==> flow/design.v <==
module fp10 #(
    parameter HALF = 100          
)(
    input  wire clk_in,
    input  wire reset,
    output wire tick
);
    reg [22:0] counter;
    reg clk_out;
    always @(posedge clk_in or posedge reset) begin
        if (reset) begin
            counter <= 0;
            clk_out <= 0;
        end
        else if (counter == HALF - 1) begin
            counter <= 0;
            clk_out <= ~clk_out;
        end
        else begin
            counter <= counter + 1;
        end
    end
    assign tick = (counter == HALF - 1) && ~clk_out;
endmodule
module miao10(clk, reset, tick, cout, qout);
input clk, reset, tick;
output cout;
output reg [7:0] qout;
always@(posedge clk or posedge reset) begin
   if (reset)
      qout <= 0;
   else if (tick) begin
      if(qout == 4)
         qout <= 0;
      else
         qout <= qout + 1;
   end
end
assign cout = (qout == 4) ? 1 : 0;
endmodule
module miao(qout,reset,clk,tick,cin,secin1,cout);
input clk,reset,tick,cin;
input [7:0] secin1;
output reg[7:0] qout;
output cout;
always@(posedge clk or posedge reset)
begin
	if(reset) qout<=0;
	else if(tick && cin)
	begin
   if(qout==59) begin qout<=0;end
	        else qout<=qout+1;end
end
assign cout=((qout==59)&&(secin1==4))?1:0;
endmodule
module fen(qout,am,am_fall,reset,clk,tick,cin,cout,nout,secin,secin1,naozhong);
input clk,reset,tick,am,am_fall,cin,naozhong;
input [7:0] secin;
input [7:0] secin1;
output reg[7:0] qout;
output reg[7:0] nout;
output   cout;
always@(posedge clk or posedge reset)
begin
	if(reset) qout<=0;
	else if(tick&&(~naozhong)&&(~am||cin))
	begin
   if(qout==59) begin qout<=0;end
	        else qout<=qout+1;end
end
always@(posedge clk or posedge reset)
begin
	if(reset) nout<=0;
	else if(am_fall&&naozhong)
	begin
	if(nout==59) begin nout<=0;end
		     else nout<=nout+1;end
end
assign cout=((qout==59)&&(secin==59)&&(secin1==4))?1:0;
endmodule
module shi(qout,ah,ah_fall,reset,clk,tick,cin,naozhong,nout);
input clk,reset,tick,ah,ah_fall,cin,naozhong;
output reg[7:0] qout;
output reg[7:0] nout;
always@(posedge clk or posedge reset)
begin
	if(reset) qout<=0;
	else if(tick&&(~naozhong)&&(~ah||cin))
	begin
   if(qout==23) qout<=0;
	        else qout<=qout+1;end
end
always@(posedge clk or posedge reset)
begin
	if(reset) nout<=0;
	else if(ah_fall&&naozhong)
	begin
	if(nout==23) begin nout<=0;end
		     else nout<=nout+1;end
end
endmodule
module alarm(en,clk,tick,reset,cin,set,shi,daodian,min,miao);
input [7:0] shi;
input [7:0] min;
input [7:0] miao;
input reset,cin,clk,tick,en;
output reg[7:0] set;
output daodian;
always@(posedge clk or posedge reset)
begin
	if(reset) set<=0;
	else if(tick)
	begin
		if(set==23)
		set<=0;
		else if(~cin)
		set<=set+1;
	end
end
assign daodian=(en&&(min==8'b0)&&(miao < 10))?1:0;
endmodule
module naozhong(
    input wire [7:0] shi_nao,
    input wire [7:0] shi_date,
    input wire [7:0] fen_nao,
    input wire [7:0] fen_date,
    input wire switch, clk, reset, tick,
    input wire switch_rise,
    output reg audio
);
    reg en_reg;
    reg alarm_enabled;
    always @(posedge clk or posedge reset)
    begin
        if (reset)
            en_reg <= 0;
        else if (tick)
        begin
            if (switch)
            begin
                en_reg <= 1;
            end
            else
                en_reg <= 0;
        end
    end
    always @(posedge clk or posedge reset)
    begin
        if (reset)
            alarm_enabled <= 1;
        else if (switch_rise)
            alarm_enabled <= !alarm_enabled;
    end
    always @(posedge clk or posedge reset)
    begin
        if (reset)
            audio <= 0;
        else if (tick)
        begin
            if (alarm_enabled && en_reg && (shi_nao == shi_date)&&(fen_nao == fen_date))
                audio <= 1;
            else
                audio <= 0;
        end
    end
endmodule
module audio(
    input wire clk,            
    input wire reset,          
    input wire en,             
    output wire pwm_out        
);
    parameter C4 = 261;
    parameter D4 = 293;
    parameter E4 = 329;
    parameter F4 = 349;
    parameter G4 = 392;
    parameter A4 = 440;
    parameter B4 = 493;
    parameter E_DI = 82;
    parameter FS = 93;
    parameter CLK_FREQ = 50000;
    parameter LONG  = 2000;
    parameter SHORT = 1000;
    reg [31:0] counter;
    reg [31:0] pwm_duty_cycle;   
    reg [31:0] note_freq;
    reg [31:0] note_duration_counter;
    reg [3:0] note_index;   
    function [31:0] note_table;
        input [3:0] idx;
        case (idx)
            4'd0:  note_table = D4;
            4'd1:  note_table = G4;
            4'd2:  note_table = B4;
            4'd3:  note_table = G4;
            4'd4:  note_table = A4;
            4'd5:  note_table = D4;
            4'd6:  note_table = E4;
            4'd7:  note_table = B4;
            4'd8:  note_table = G4;
            4'd9:  note_table = E_DI;
            4'd10: note_table = D4;
            4'd11: note_table = B4;
            4'd12: note_table = G4;
            4'd13: note_table = E_DI;
            4'd14: note_table = B4;
            4'd15: note_table = FS;
            default: note_table = B4;
        endcase
    endfunction
    function [31:0] duration_table;
        input [3:0] idx;
        case (idx)
            4'd5, 4'd6: duration_table = SHORT;
            default:    duration_table = LONG;
        endcase
    endfunction
    always @(posedge clk or posedge reset) begin
        if (reset) begin
            counter <= 0;
            pwm_duty_cycle <= 0;
        end else if (en) begin
            if (counter >= CLK_FREQ / note_freq) begin
                counter <= 0;
                pwm_duty_cycle <= ~pwm_duty_cycle;
            end else begin
                counter <= counter + 1;
            end
        end
    end
    always @(posedge clk or posedge reset) begin
        if (reset) begin
            note_index <= 0;
            note_freq <= note_table(4'd0);
            note_duration_counter <= 0;
        end else if (en) begin
            if (note_duration_counter >= duration_table(note_index)) begin
                note_duration_counter <= 0;
                note_index <= (note_index + 1) % 8;   
                note_freq <= note_table(note_index);
            end else begin
                note_duration_counter <= note_duration_counter + 1;
            end
        end
    end
    assign pwm_out = pwm_duty_cycle;
endmodule
module bcd(
	input	[7:0]	bin_in,
	output	[9:0]	bcd_out
    );
reg [3:0] ones;
reg [3:0] tens;
reg [1:0] hundreds;
integer i;
always @(*) begin
	ones 		= 4'd0;
	tens 		= 4'd0;
	hundreds 	= 2'd0;
	for(i = 7; i >= 0; i = i - 1) begin
		if (ones >= 4'd5) 		ones = ones + 4'd3;
		if (tens >= 4'd5) 		tens = tens + 4'd3;
		if (hundreds >= 4'd5)	hundreds = hundreds + 4'd3;
		hundreds = {hundreds[0],tens[3]};
		tens	 = {tens[2:0],ones[3]};
		ones	 = {ones[2:0],bin_in[i]};
	end
end	
assign bcd_out = {hundreds, tens, ones};
endmodule
module display(qin,sig);
input[3:0] qin;
output reg [0:6]sig;
always@(qin)
begin case(qin)
4'd0:sig=7'b0000001;
4'd1:sig=7'b1001111;
4'd2:sig=7'b0010010;
4'd3:sig=7'b0000110;
4'd4:sig=7'b1001100;
4'd5:sig=7'b0100100;
4'd6:sig=7'b0100000;
4'd7:sig=7'b0001111;
4'd8:sig=7'b0000000;
4'd9:sig=7'b0000100;
default:sig=7'b0000001;
endcase
end 
endmodule 
module mux2to1 (
   input wire [7:0] a,    
	input wire [7:0] b, 	 
   input wire sel,  
   output wire [7:0] y   
);
    assign y = (sel) ? a : b;
endmodule
module shuzizhong(
    input wire clk1,         
    input wire reset,        
    input wire ah1,          
    input wire am1,          
    input wire alarm1,       
    input wire en,           
    input wire naozhong,     
    output wire [0:6] shi,       
    output wire [0:6] ge,        
    output wire [0:6] min_shi,   
    output wire [0:6] min_ge,    
    output wire [0:6] sec_shi,   
    output wire [0:6] sec_ge,    
    output wire daodian,     
    output wire audio        
);
    wire tick;               
    wire [7:0] bb, miao1, fen1, shi1, nao_fen, nao_shi, set1;
    wire cout10, cout_miao, cout_fen, ring;
    wire [7:0] y_shi, y_fen, y_miao;
    wire [9:0] out, fen, miao;
    fp10 a(.clk_in(clk1), .reset(reset), .tick(tick));
    reg ah_s, ah, am_s, am, alarm_s, alarm;
    always @(posedge clk1 or posedge reset) begin
        if (reset) begin
            ah_s <= 1; ah <= 1;
            am_s <= 1; am <= 1;
            alarm_s <= 0; alarm <= 0;
        end else if (tick) begin
            ah_s <= ah1; ah <= ah_s;
            am_s <= am1; am <= am_s;
            alarm_s <= alarm1; alarm <= alarm_s;
        end
    end
    wire ah_fall = tick && ah && ~ah_s;
    wire am_fall = tick && am && ~am_s;
    wire alarm_rise = tick && ~alarm && alarm_s;
    miao10 inst16(.clk(clk1), .reset(reset), .tick(tick), .cout(cout10), .qout(bb));
    miao inst20(.qout(miao1), .reset(reset), .clk(clk1), .tick(tick), .cin(cout10),
                .secin1(bb), .cout(cout_miao));
    fen inst24(.qout(fen1), .am(am), .am_fall(am_fall), .reset(reset), .clk(clk1), .tick(tick),
               .cin(cout_miao), .cout(cout_fen), .nout(nao_fen), .secin(miao1), .secin1(bb),
               .naozhong(naozhong));
    shi inst19(.qout(shi1), .ah(ah), .ah_fall(ah_fall), .reset(reset), .clk(clk1), .tick(tick),
               .cin(cout_fen), .naozhong(naozhong), .nout(nao_shi));
    alarm inst3(.en(en), .clk(clk1), .tick(tick), .reset(reset), .cin(alarm), .set(set1),
                .shi(shi1), .daodian(daodian), .min(fen1), .miao(miao1));
    naozhong inst6(.shi_nao(nao_shi), .shi_date(shi1), .fen_nao(nao_fen), .fen_date(fen1),
                   .switch(alarm), .clk(clk1), .reset(reset), .tick(tick),
                   .switch_rise(alarm_rise), .audio(ring));
    audio inst5(.clk(clk1), .reset(reset), .en(ring), .pwm_out(audio));
    mux2to1 nn(.a(nao_shi), .b(shi1), .sel(naozhong), .y(y_shi));
    mux2to1 mm(.a(nao_fen), .b(fen1), .sel(naozhong), .y(y_fen));
    mux2to1 jj(.a(8'd0), .b(miao1), .sel(naozhong), .y(y_miao));
    bcd inst4(.bin_in(y_shi), .bcd_out(out));
    bcd inst(.bin_in(y_fen), .bcd_out(fen));
    bcd inst9(.bin_in(y_miao), .bcd_out(miao));
    display inst1(.qin(out[7:4]), .sig(shi));
    display inst2(.qin(out[3:0]), .sig(ge));
    display inst10(.qin(fen[7:4]), .sig(min_shi));
    display inst11(.qin(fen[3:0]), .sig(min_ge));
    display inst12(.qin(miao[7:4]), .sig(sec_shi));
    display inst13(.qin(miao[3:0]), .sig(sec_ge));
endmodule
Lab notebook: shuzizhong

# Reports on shuzizhong

Tool output for the design above before and after an edit, in the order of the flow.
Lines under "before" count in the file above, lines under "after" in the edited file.
"difference" is "after" less "before", of the values as shown; "rel. change" is that difference over "before", in percent.
Cell names lack the library's common part.
A cell with - has no value.

Top module: shuzizhong
Clock input: clk1
Cell library: sky130hd
Library corner: tt_025C_1v80

# Edit of the RTL

The edit as a unified diff against the file above.
The edit is scripted: it alters the design's behaviour and was not made to optimise anything.

```diff
@@ -295,5 +295,5 @@
    output wire [7:0] y   
 );
-    assign y = (sel) ? a : b;
+    assign y = b;
 endmodule
 module shuzizhong(
```

# Word-level counts

Yosys after proc, flatten, opt, wreduce and memory -nomap, before mapping. Enables and synchronous resets that opt folds into registers are not counted as muxes. Memory bits, and registers merged into a memory's read port (data or address), are not among the register bits. Print and check cells are not counted.
Yosys's memory passes give these memory sizes; they may raise the number of words (mostly to a power of two), join words into wider ones and drop unused or constant bits.

Storage and ports:

| element                         | before | after | difference | rel. change (%) |
| bits in registers               | 212    | 212   | 0          | 0.00 |
| memory bits (read-only)         | 816    | 816   | 0          | 0.00 |
| clocked read ports x word width | 9      | 9     | 0          | 0.00 |
| memories                        | 7      | 7     | 0          | 0.00 |
| input port bits                 | 7      | 7     | 0          | 0.00 |
| output and inout port bits      | 44     | 44    | 0          | 0.00 |
| elaborated cells                | 227    | 224   | -3         | -1.32 |

Cells by class:

| element                   | before | after | difference | rel. change (%) |
| $add $sub $neg            | 49     | 49    | 0          | 0.00 |
| divide/modulo/power cells | 1      | 1     | 0          | 0.00 |
| $lt $le $gt $ge           | 42     | 42    | 0          | 0.00 |
| equal/unequal tests       | 11     | 11    | 0          | 0.00 |
| mux-type cells            | 59     | 56    | -3         | -5.08 |
| bitwise operators         | 8      | 8     | 0          | 0.00 |
| reduce/logical cells      | 28     | 28    | 0          | 0.00 |

Memory list:

| element                                 | before                                                                                                     | after |
| words x width with read and write ports | 16 x 9 bit 1R0W; 16 x 7 bit 1R0W; 16 x 7 bit 1R0W; 16 x 7 bit 1R0W; 16 x 7 bit 1R0W; 16 x 7 bit 1R0W; (+1) | 16 x 9 bit 1R0W; 16 x 7 bit 1R0W; 16 x 7 bit 1R0W; 16 x 7 bit 1R0W; 16 x 7 bit 1R0W; 16 x 7 bit 1R0W; (+1) |

The mark (+n) counts cells that are not listed.

Operators with widths:

| cell                                               | before | after | difference | rel. change (%) |
| 2-to-1 mux 8 bit                                   | 9      | 6     | -3         | -33.33 |
| >= comparator 4 x 3 -> 1 bit with constant B       | 33     | 33    | 0          | 0.00 |
| logical AND 1 bit                                  | 21     | 21    | 0          | 0.00 |
| 2-to-1 mux 3 bit                                   | 21     | 21    | 0          | 0.00 |
| adder 4 x 2 -> 4 bit with constant B               | 18     | 18    | 0          | 0.00 |
| 2-to-1 mux 4 bit                                   | 18     | 18    | 0          | 0.00 |
| adder 3 x 2 -> 3 bit with constant B               | 15     | 15    | 0          | 0.00 |
| NOT 1 bit                                          | 7      | 7     | 0          | 0.00 |
| adder 8 x 1 -> 8 bit with constant B               | 6      | 6     | 0          | 0.00 |
| 2-to-1 mux 1 bit                                   | 6      | 6     | 0          | 0.00 |
| adder 1 x 2 -> 3 bit with constant A and B         | 3      | 3     | 0          | 0.00 |
| adder 1 x 2 -> 3 bit with constant B               | 3      | 3     | 0          | 0.00 |
| == test 8 x 6 -> 1 bit with constant B             | 3      | 3     | 0          | 0.00 |
| >= comparator 1 x 3 -> 1 bit with constant A and B | 3      | 3     | 0          | 0.00 |
| >= comparator 1 x 3 -> 1 bit with constant B       | 3      | 3     | 0          | 0.00 |
| 2-to-1 mux 32 bit                                  | 3      | 3     | 0          | 0.00 |
| adder 32 x 1 -> 32 bit with constant B             | 2      | 2     | 0          | 0.00 |
| == test 3 bit with constant B                      | 2      | 2     | 0          | 0.00 |
| == test 8 x 5 -> 1 bit with constant B             | 2      | 2     | 0          | 0.00 |
| == test 8 bit                                      | 2      | 2     | 0          | 0.00 |
| >= comparator 32 bit                               | 2      | 2     | 0          | 0.00 |
| logical OR 1 bit                                   | 2      | 2     | 0          | 0.00 |
| AND reduction 2 bit                                | 2      | 2     | 0          | 0.00 |
| adder 23 x 1 -> 23 bit with constant B             | 1      | 1     | 0          | 0.00 |
| adder 3 x 1 -> 3 bit with constant B               | 1      | 1     | 0          | 0.00 |
| divider 16 x 32 -> 32 bit with constant A          | 1      | 1     | 0          | 0.00 |
| == test 23 x 7 -> 1 bit with constant B            | 1      | 1     | 0          | 0.00 |
| == test 8 x 3 -> 1 bit with constant B             | 1      | 1     | 0          | 0.00 |

Not every row of either side is listed.

# Longest topological paths

Depth = most cells in a row (Yosys ltp): at word level without a register or memory, in the mapped netlist without a sequential cell, where the memories' decode and read muxes count.

Depth:

| element                       | before | after | difference | rel. change (%) |
| word-level depth              | 15     | 14    | -1         | -6.67 |
| ABC_AREA                      | 0      | 0     | -          | - |
| gate-level depth with buffers | 93     | 90    | -3         | -3.23 |
| depth with buffers taken out  | 87     | 86    | -1         | -1.15 |

# After synthesis

Source: synth_stat.txt of the flow (Yosys; design flattened, memories mapped). It holds for the ABC_AREA given above (unset counts as 0); a run with the other value may have another netlist.

Mapped netlist:

| element                         | before    | after     | difference | rel. change (%) |
| standard cells after synthesis  | 1847      | 1843      | -4         | -0.22 |
| synthesis area (mm^2)           | 0.0149306 | 0.0150407 | +0.0001101 | +0.74 |
| area of sequential cells (mm^2) | 0.0039138 | 0.0039138 | 0.0000000  | 0.00 |
| flip-flop cells                 | 156       | 156       | 0          | 0.00 |
| buffers                         | 53        | 41        | -12        | -22.64 |

Cell types:

| cell     | before | after | difference | rel. change (%) |
| o21ai_0  | 119    | 97    | -22        | -18.49 |
| nand3_1  | 62     | 84    | +22        | +35.48 |
| nor2_1   | 194    | 214   | +20        | +10.31 |
| nand4_1  | 45     | 32    | -13        | -28.89 |
| nor3_1   | 36     | 48    | +12        | +33.33 |
| nand2_1  | 190    | 179   | -11        | -5.79 |
| a21oi_1  | 119    | 108   | -11        | -9.24 |
| xnor2_1  | 103    | 113   | +10        | +9.71 |
| clkbuf_1 | 44     | 35    | -9         | -20.45 |
| a21boi_0 | 8      | 17    | +9         | +112.50 |
| o21a_1   | 21     | 14    | -7         | -33.33 |
| o211ai_1 | 11     | 4     | -7         | -63.64 |
| a41oi_1  | 9      | 2     | -7         | -77.78 |
| inv_1    | 86     | 92    | +6         | +6.98 |
| nor2b_1  | 30     | 24    | -6         | -20.00 |
| nand2b_1 | 29     | 23    | -6         | -20.69 |
| a211o_1  | 8      | 2     | -6         | -75.00 |
| ha_1     | 144    | 149   | +5         | +3.47 |

Not every row of either side is listed.
By module: a second synthesis without flattening, with its own total; a netlist apart from the flattened one above.

Unflattened totals:

| element                                        | before    | after     | difference | rel. change (%) |
| cells (unflattened synthesis)                  | 2049      | 2046      | -3         | -0.15 |
| area total of the unflattened synthesis (mm^2) | 0.0169988 | 0.0167848 | -0.0002140 | -1.26 |

Each row is one instance without its submodules.

Modules, before:

| module     | times used | cells | area (mm^2) | sequential area (mm^2) |
| audio      | 1          | 991   | 0.007775    | 0.0018806 |
| bcd        | 3          | 143   | 0.0009884   | 0 |
| fp10       | 1          | 103   | 0.0011098   | 0.0006006 |
| display    | 6          | 24    | 0.0001839   | 0 |
| fen        | 1          | 94    | 0.0009046   | 0.0004004 |
| shi        | 1          | 79    | 0.0007933   | 0.0004004 |
| alarm      | 1          | 47    | 0.0005067   | 0.0002002 |
| miao       | 1          | 46    | 0.0004317   | 0.0002002 |
| miao10     | 1          | 41    | 0.0004267   | 0.0002002 |
| mux2to1    | 3          | 9     | 0.0001314   | 0 |
| naozhong   | 1          | 30    | 0.000294    | 0.0000763 |
| shuzizhong | 1          | 18    | 0.000294    | 0.0001551 |

Modules, after:

| module     | times used | cells | area (mm^2) | sequential area (mm^2) |
| audio      | 1          | 991   | 0.007775    | 0.0018806 |
| bcd        | 3          | 143   | 0.0009884   | 0 |
| fp10       | 1          | 103   | 0.0011098   | 0.0006006 |
| display    | 6          | 24    | 0.0001839   | 0 |
| fen        | 1          | 94    | 0.0009046   | 0.0004004 |
| shi        | 1          | 79    | 0.0007933   | 0.0004004 |
| alarm      | 1          | 47    | 0.0005067   | 0.0002002 |
| miao       | 1          | 46    | 0.0004317   | 0.0002002 |
| miao10     | 1          | 41    | 0.0004267   | 0.0002002 |
| naozhong   | 1          | 30    | 0.000294    | 0.0000763 |
| shuzizhong | 1          | 18    | 0.000294    | 0.0001551 |
| mux2to1    | 3          | 8     | 0.0000601   | 0 |

# Timing after synthesis

Path of least setup slack by OpenSTA after synthesis, without wires, with an ideal clock, recovery checks aside; 20% of the period is set as input and as output delay. Where synthesis merged equal registers, the netlist keeps one of their names.

Path after synthesis:

| element                             | before                | after                       | difference | rel. change (%) |
| path kind                           | input -> output       | register -> register        | -          | - |
| start                               | input port naozhong   | register inst5.note_freq[3] | -          | - |
| end                                 | output port sec_ge[4] | register inst5.counter[18]  | -          | - |
| period (ns)                         | 25.0                  | 25.0                        | 0.0        | 0.00 |
| input delay (ns)                    | 5.000                 | -                           | -          | - |
| output delay (ns)                   | 5.000                 | -                           | -          | - |
| setup time (ns)                     | -                     | 0.132                       | -          | - |
| time at the first pin (ns)          | 5.000                 | 0.000                       | -5.000     | -100.00 |
| arrival (ns)                        | 11.287                | 15.612                      | +4.325     | +38.32 |
| required time (ns)                  | 20.000                | 24.868                      | +4.868     | +24.34 |
| slack (ns)                          | 8.713                 | 9.256                       | +0.543     | - |
| path delay (ns)                     | 6.287                 | 15.744                      | +9.457     | +150.42 |
| stages                              | 28                    | 84                          | +56        | +200.00 |
| path buffers                        | 4                     | 5                           | +1         | +25.00 |
| period reached after synthesis (ns) | 16.287                | 15.744                      | -0.543     | -3.33 |

"path delay" is the arrival time less input delay plus setup time.
A path that ends at an output port has no setup time.
"stages" counts driving pins, that of a launching flip-flop among them; a cell with two outputs on the path counts twice.
"period reached after synthesis" = period - worst setup slack (recovery checks aside). The figure is calculated, with input and output delays left at 20% of the set period.
Between the ends stands the longest chain of elaborated cells between them, by number of cells; it is not shown to be the way that was timed. Of several equally long chains one is given.
A line is the first line of the expression or statement that the cell stems from. Yosys adds cells for indexed reads and writes and turns some case tables into memories.
A memory read counts as a cell of the chain, while the word-level depth stops at memories.
At most two assigning lines are given for a register; there are more.

On the way, after synthesis, before:
Cells stage by stage: clkbuf_1 > clkbuf_1 > buf_1 > clkbuf_1 > nand2b_1 > inv_1 > ha_1 > o21ai_0 > xnor2_1 > nand2b_1 > ha_1 > nor2b_1 > o21a_1 > xnor2_1 > ha_1 > nand2b_1 > a21boi_0 > xnor2_1 > ha_1 > nand2b_1 > a21boi_0 > xnor2_1 > ha_1 > nand2b_1 > a21boi_0 > mux2i_1 > nand2_1 > o22ai_1
Cells in the longest elaborated chain: 16
Elaborated cells between the ends (all ways): 23
Source lines of those cells: 3
Those cells by class: add/sub: 7; compare: 7; mux: 8; memory: 1

RTL lines, path after synthesis, before:

| element                      | line | source |
| from (decl)                  | 306  | `input wire naozhong,` |
| 2-to-1 mux 8 bit             | 297  | `assign y = (sel) ? a : b;` |
| adder 1 x 2 -> 3 bit         | 262  | `if (ones >= 4'd5) ones = ones + 4'd3;` |
| 2-to-1 mux 3 bit             | 262  |  |
| >= comparator 4 x 3 -> 1 bit | 262  |  |
| 2-to-1 mux 4 bit             | 262  |  |
| >= comparator 4 x 3 -> 1 bit | 262  |  |
| 2-to-1 mux 4 bit             | 262  |  |
| [... 2 more ...]             | -    |  |
| >= comparator 4 x 3 -> 1 bit | 262  |  |
| 2-to-1 mux 4 bit             | 262  |  |
| >= comparator 4 x 3 -> 1 bit | 262  |  |
| 2-to-1 mux 4 bit             | 262  |  |
| >= comparator 4 x 3 -> 1 bit | 262  |  |
| 2-to-1 mux 4 bit             | 262  |  |
| memory (16 x 7 bit)          | 276  | `begin case(qin)` |
| to (decl)                    | 312  | `output wire [0:6] sec_ge,` |

On the way, after synthesis, after:
Cells stage by stage: dfrtp_1 > or4_4 > nand2_4 > inv_4 > nor2_1 > inv_1 > ha_1 > o211ai_1 > a211oi_1 > nor3b_2 > clkbuf_1 > o21ai_0 > ha_1 > a21o_1 > a21o_1 > a21oi_1 > o21a_1 > o21ai_4 > [... 48 more ...] > a21o_1 > a21oi_1 > o21ai_0 > a21oi_1 > a31o_2 > o211ai_1 > ha_1 > nand2b_1 > a21oi_1 > nor2b_1 > o21ai_0 > nand2b_1 > a21oi_1 > o21ai_0 > and2_1 > clkbuf_1 > buf_1 > nor2_1
Cells in the longest elaborated chain: 3
Elaborated cells between the ends (all ways): 3
Source lines of those cells: 1
Those cells by class: div: 1; compare: 1; mux: 1

RTL lines, path after synthesis, after:

| element                   | line | source |
| from (decl)               | 187  | `reg [31:0] note_freq;` |
| divider 16 x 32 -> 32 bit | 224  | `if (counter >= CLK_FREQ / note_freq) begin` |
| >= comparator 32 bit      | 224  |  |
| 2-to-1 mux 32 bit         | 224  |  |
| to (assign)               | 225  | `counter <= 0;` |
| to (assign)               | 228  | `counter <= counter + 1;` |
| to (decl)                 | 185  | `reg [31:0] counter;` |

# Timing after layout

Path of least setup slack in the final report of the runs of pair A (OpenROAD, finished layout, wires in). Where an end is a register, its clock arrival counts in the times.

Path after layout:

| element                    | before                           | after                            | difference | rel. change (%) |
| path kind                  | register -> register             | register -> register             | -          | - |
| start                      | register inst5.note_freq[3]      | register inst5.note_freq[3]      | -          | - |
| end                        | register inst5.pwm_duty_cycle[0] | register inst5.pwm_duty_cycle[0] | -          | - |
| period (ns)                | 19.3                             | 19.3                             | 0.0        | 0.00 |
| setup time (ns)            | 0.14                             | 0.11                             | -0.03      | - |
| time at the first pin (ns) | 0.42                             | 0.42                             | 0.00       | 0.00 |
| arrival (ns)               | 18.20                            | 17.95                            | -0.25      | -1.37 |
| required time (ns)         | 19.59                            | 19.61                            | +0.02      | +0.10 |
| slack (ns)                 | 1.39                             | 1.66                             | +0.27      | - |
| stages                     | 79                               | 81                               | +2         | +2.53 |
| path buffers               | 0                                | 2                                | +2         | - |

Between the ends stands the longest chain of elaborated cells between them, by number of cells; it is not shown to be the way that was timed. Of several equally long chains one is given.

On the way, after layout, before:
Cells stage by stage: dfrtp_1 > clkinvlp_4 > ha_1 > and2_1 > ha_1 > a21oi_1 > o22a_1 > nand3_2 > mux2_2 > ha_1 > a21o_1 > nand3_1 > nand4_1 > o22ai_2 > a21o_1 > nand2_1 > inv_2 > nor2_1 > [... 43 more ...] > mux2_1 > ha_1 > and4_1 > a21oi_1 > nand2_1 > o311a_1 > mux2i_1 > nand4_1 > ha_1 > nand2b_1 > a21o_1 > a21o_1 > a21oi_1 > nor2b_1 > o2111ai_1 > nand2_1 > and2_2 > xor2_1
Cells in the longest elaborated chain: 3
Elaborated cells between the ends (all ways): 3
Source lines of those cells: 1
Those cells by class: div: 1; compare: 1; reduce/logical: 1

RTL lines, path after layout, before:

| element                   | line | source |
| from (decl)               | 187  | `reg [31:0] note_freq;` |
| divider 16 x 32 -> 32 bit | 224  | `if (counter >= CLK_FREQ / note_freq) begin` |
| >= comparator 32 bit      | 224  |  |
| AND reduction 2 bit       | -    |  |
| to (assign)               | 222  | `pwm_duty_cycle <= 0;` |
| to (assign)               | 226  | `pwm_duty_cycle <= ~pwm_duty_cycle;` |
| to (decl)                 | 186  | `reg [31:0] pwm_duty_cycle;` |

On the way, after layout, after:
Cells stage by stage: dfrtp_1 > or4_4 > nand2_4 > inv_4 > nor2_1 > inv_1 > ha_1 > o211ai_1 > a211oi_1 > nor3b_4 > buf_4 > mux2i_1 > ha_1 > o21ai_0 > o31a_1 > o21a_1 > o21ai_4 > xnor2_1 > [... 45 more ...] > a21o_1 > a21o_1 > a21oi_1 > o21ai_0 > a21oi_1 > a31o_2 > o211ai_1 > ha_1 > nand2b_1 > a21oi_1 > nor2b_1 > o21ai_0 > nand2b_1 > a21oi_1 > o21ai_1 > and2_1 > buf_8 > xor2_1
Cells in the longest elaborated chain: 3
Elaborated cells between the ends (all ways): 3
Source lines of those cells: 1
Those cells by class: div: 1; compare: 1; reduce/logical: 1

RTL lines, path after layout, after:

| element                   | line | source |
| from (decl)               | 187  | `reg [31:0] note_freq;` |
| divider 16 x 32 -> 32 bit | 224  | `if (counter >= CLK_FREQ / note_freq) begin` |
| >= comparator 32 bit      | 224  |  |
| AND reduction 2 bit       | -    |  |
| to (assign)               | 222  | `pwm_duty_cycle <= 0;` |
| to (assign)               | 226  | `pwm_duty_cycle <= ~pwm_duty_cycle;` |
| to (decl)                 | 186  | `reg [31:0] pwm_duty_cycle;` |

# Layout results

Both versions went through the flow (Yosys, OpenROAD) with the same settings in each pair. Constraints: input delay and output delay 20% of the set period each, output load 0.01 pF.

Flow settings, pair A:
CORE_UTILIZATION: 40
period_ns: 19.3
CAP_MARGIN: 20
CORE_MARGIN: 2
SLEW_MARGIN: 20

Results, pair A:

| element                                 | before    | after     | difference | rel. change (%) |
| post-synthesis cell area (mm^2)         | 0.0149306 | 0.0150407 | +0.0001101 | +0.74 |
| die footprint (mm^2)                    | 0.0388878 | 0.0391684 | +0.0002806 | +0.72 |
| standard-cell area after routing (mm^2) | 0.0164883 | 0.016701  | +0.0002127 | +1.29 |
| utilization in the final report         | 0.449     | 0.448     | -0.001     | - |
| worst setup slack after layout (ns)     | 1.391     | 1.663     | +0.272     | - |
| summed negative setup slack (ns)        | 0.000     | 0.000     | 0.000      | - |
| post-route worst hold slack (ns)        | 0.471     | 0.458     | -0.013     | - |
| power consumption (µW)                  | 686.8     | 696.2     | +9.4       | +1.37 |
| achieved period (ns)                    | 17.909    | 17.637    | -0.272     | -1.52 |

Flow settings, pair B:
CAP_MARGIN: 30
CELL_PAD_IN_SITES_DETAIL_PLACEMENT: 2
CORE_MARGIN: 3
CORE_UTILIZATION: 18
HOLD_SLACK_MARGIN: 0.03
MAX_ROUTING_LAYER: met5
PLACE_DENSITY_LB_ADDON: 0.1
period_ns: 33.0
SLEW_MARGIN: 20

Results, pair B:

| element                                 | before    | after     | difference | rel. change (%) |
| post-synthesis cell area (mm^2)         | 0.0149306 | 0.0150407 | +0.0001101 | +0.74 |
| die footprint (mm^2)                    | 0.0864389 | 0.0870634 | +0.0006245 | +0.72 |
| standard-cell area after routing (mm^2) | 0.0172165 | 0.0174718 | +0.0002553 | +1.48 |
| utilization in the final report         | 0.212     | 0.212     | 0.000      | - |
| worst setup slack after layout (ns)     | 12.901    | 14.419    | +1.518     | - |
| summed negative setup slack (ns)        | 0.000     | 0.000     | 0.000      | - |
| post-route worst hold slack (ns)        | 0.476     | 0.451     | -0.025     | - |
| power consumption (µW)                  | 401.5     | 405       | +3.5       | +0.87 |
| achieved period (ns)                    | 20.099    | 18.581    | -1.518     | -7.55 |

"achieved period" means the clock period less the worst setup slack. The figure is calculated, with input and output delays left at 20% of the set period.
"power consumption" rests on the timing tool's default activity at the inputs, not on a simulated workload.
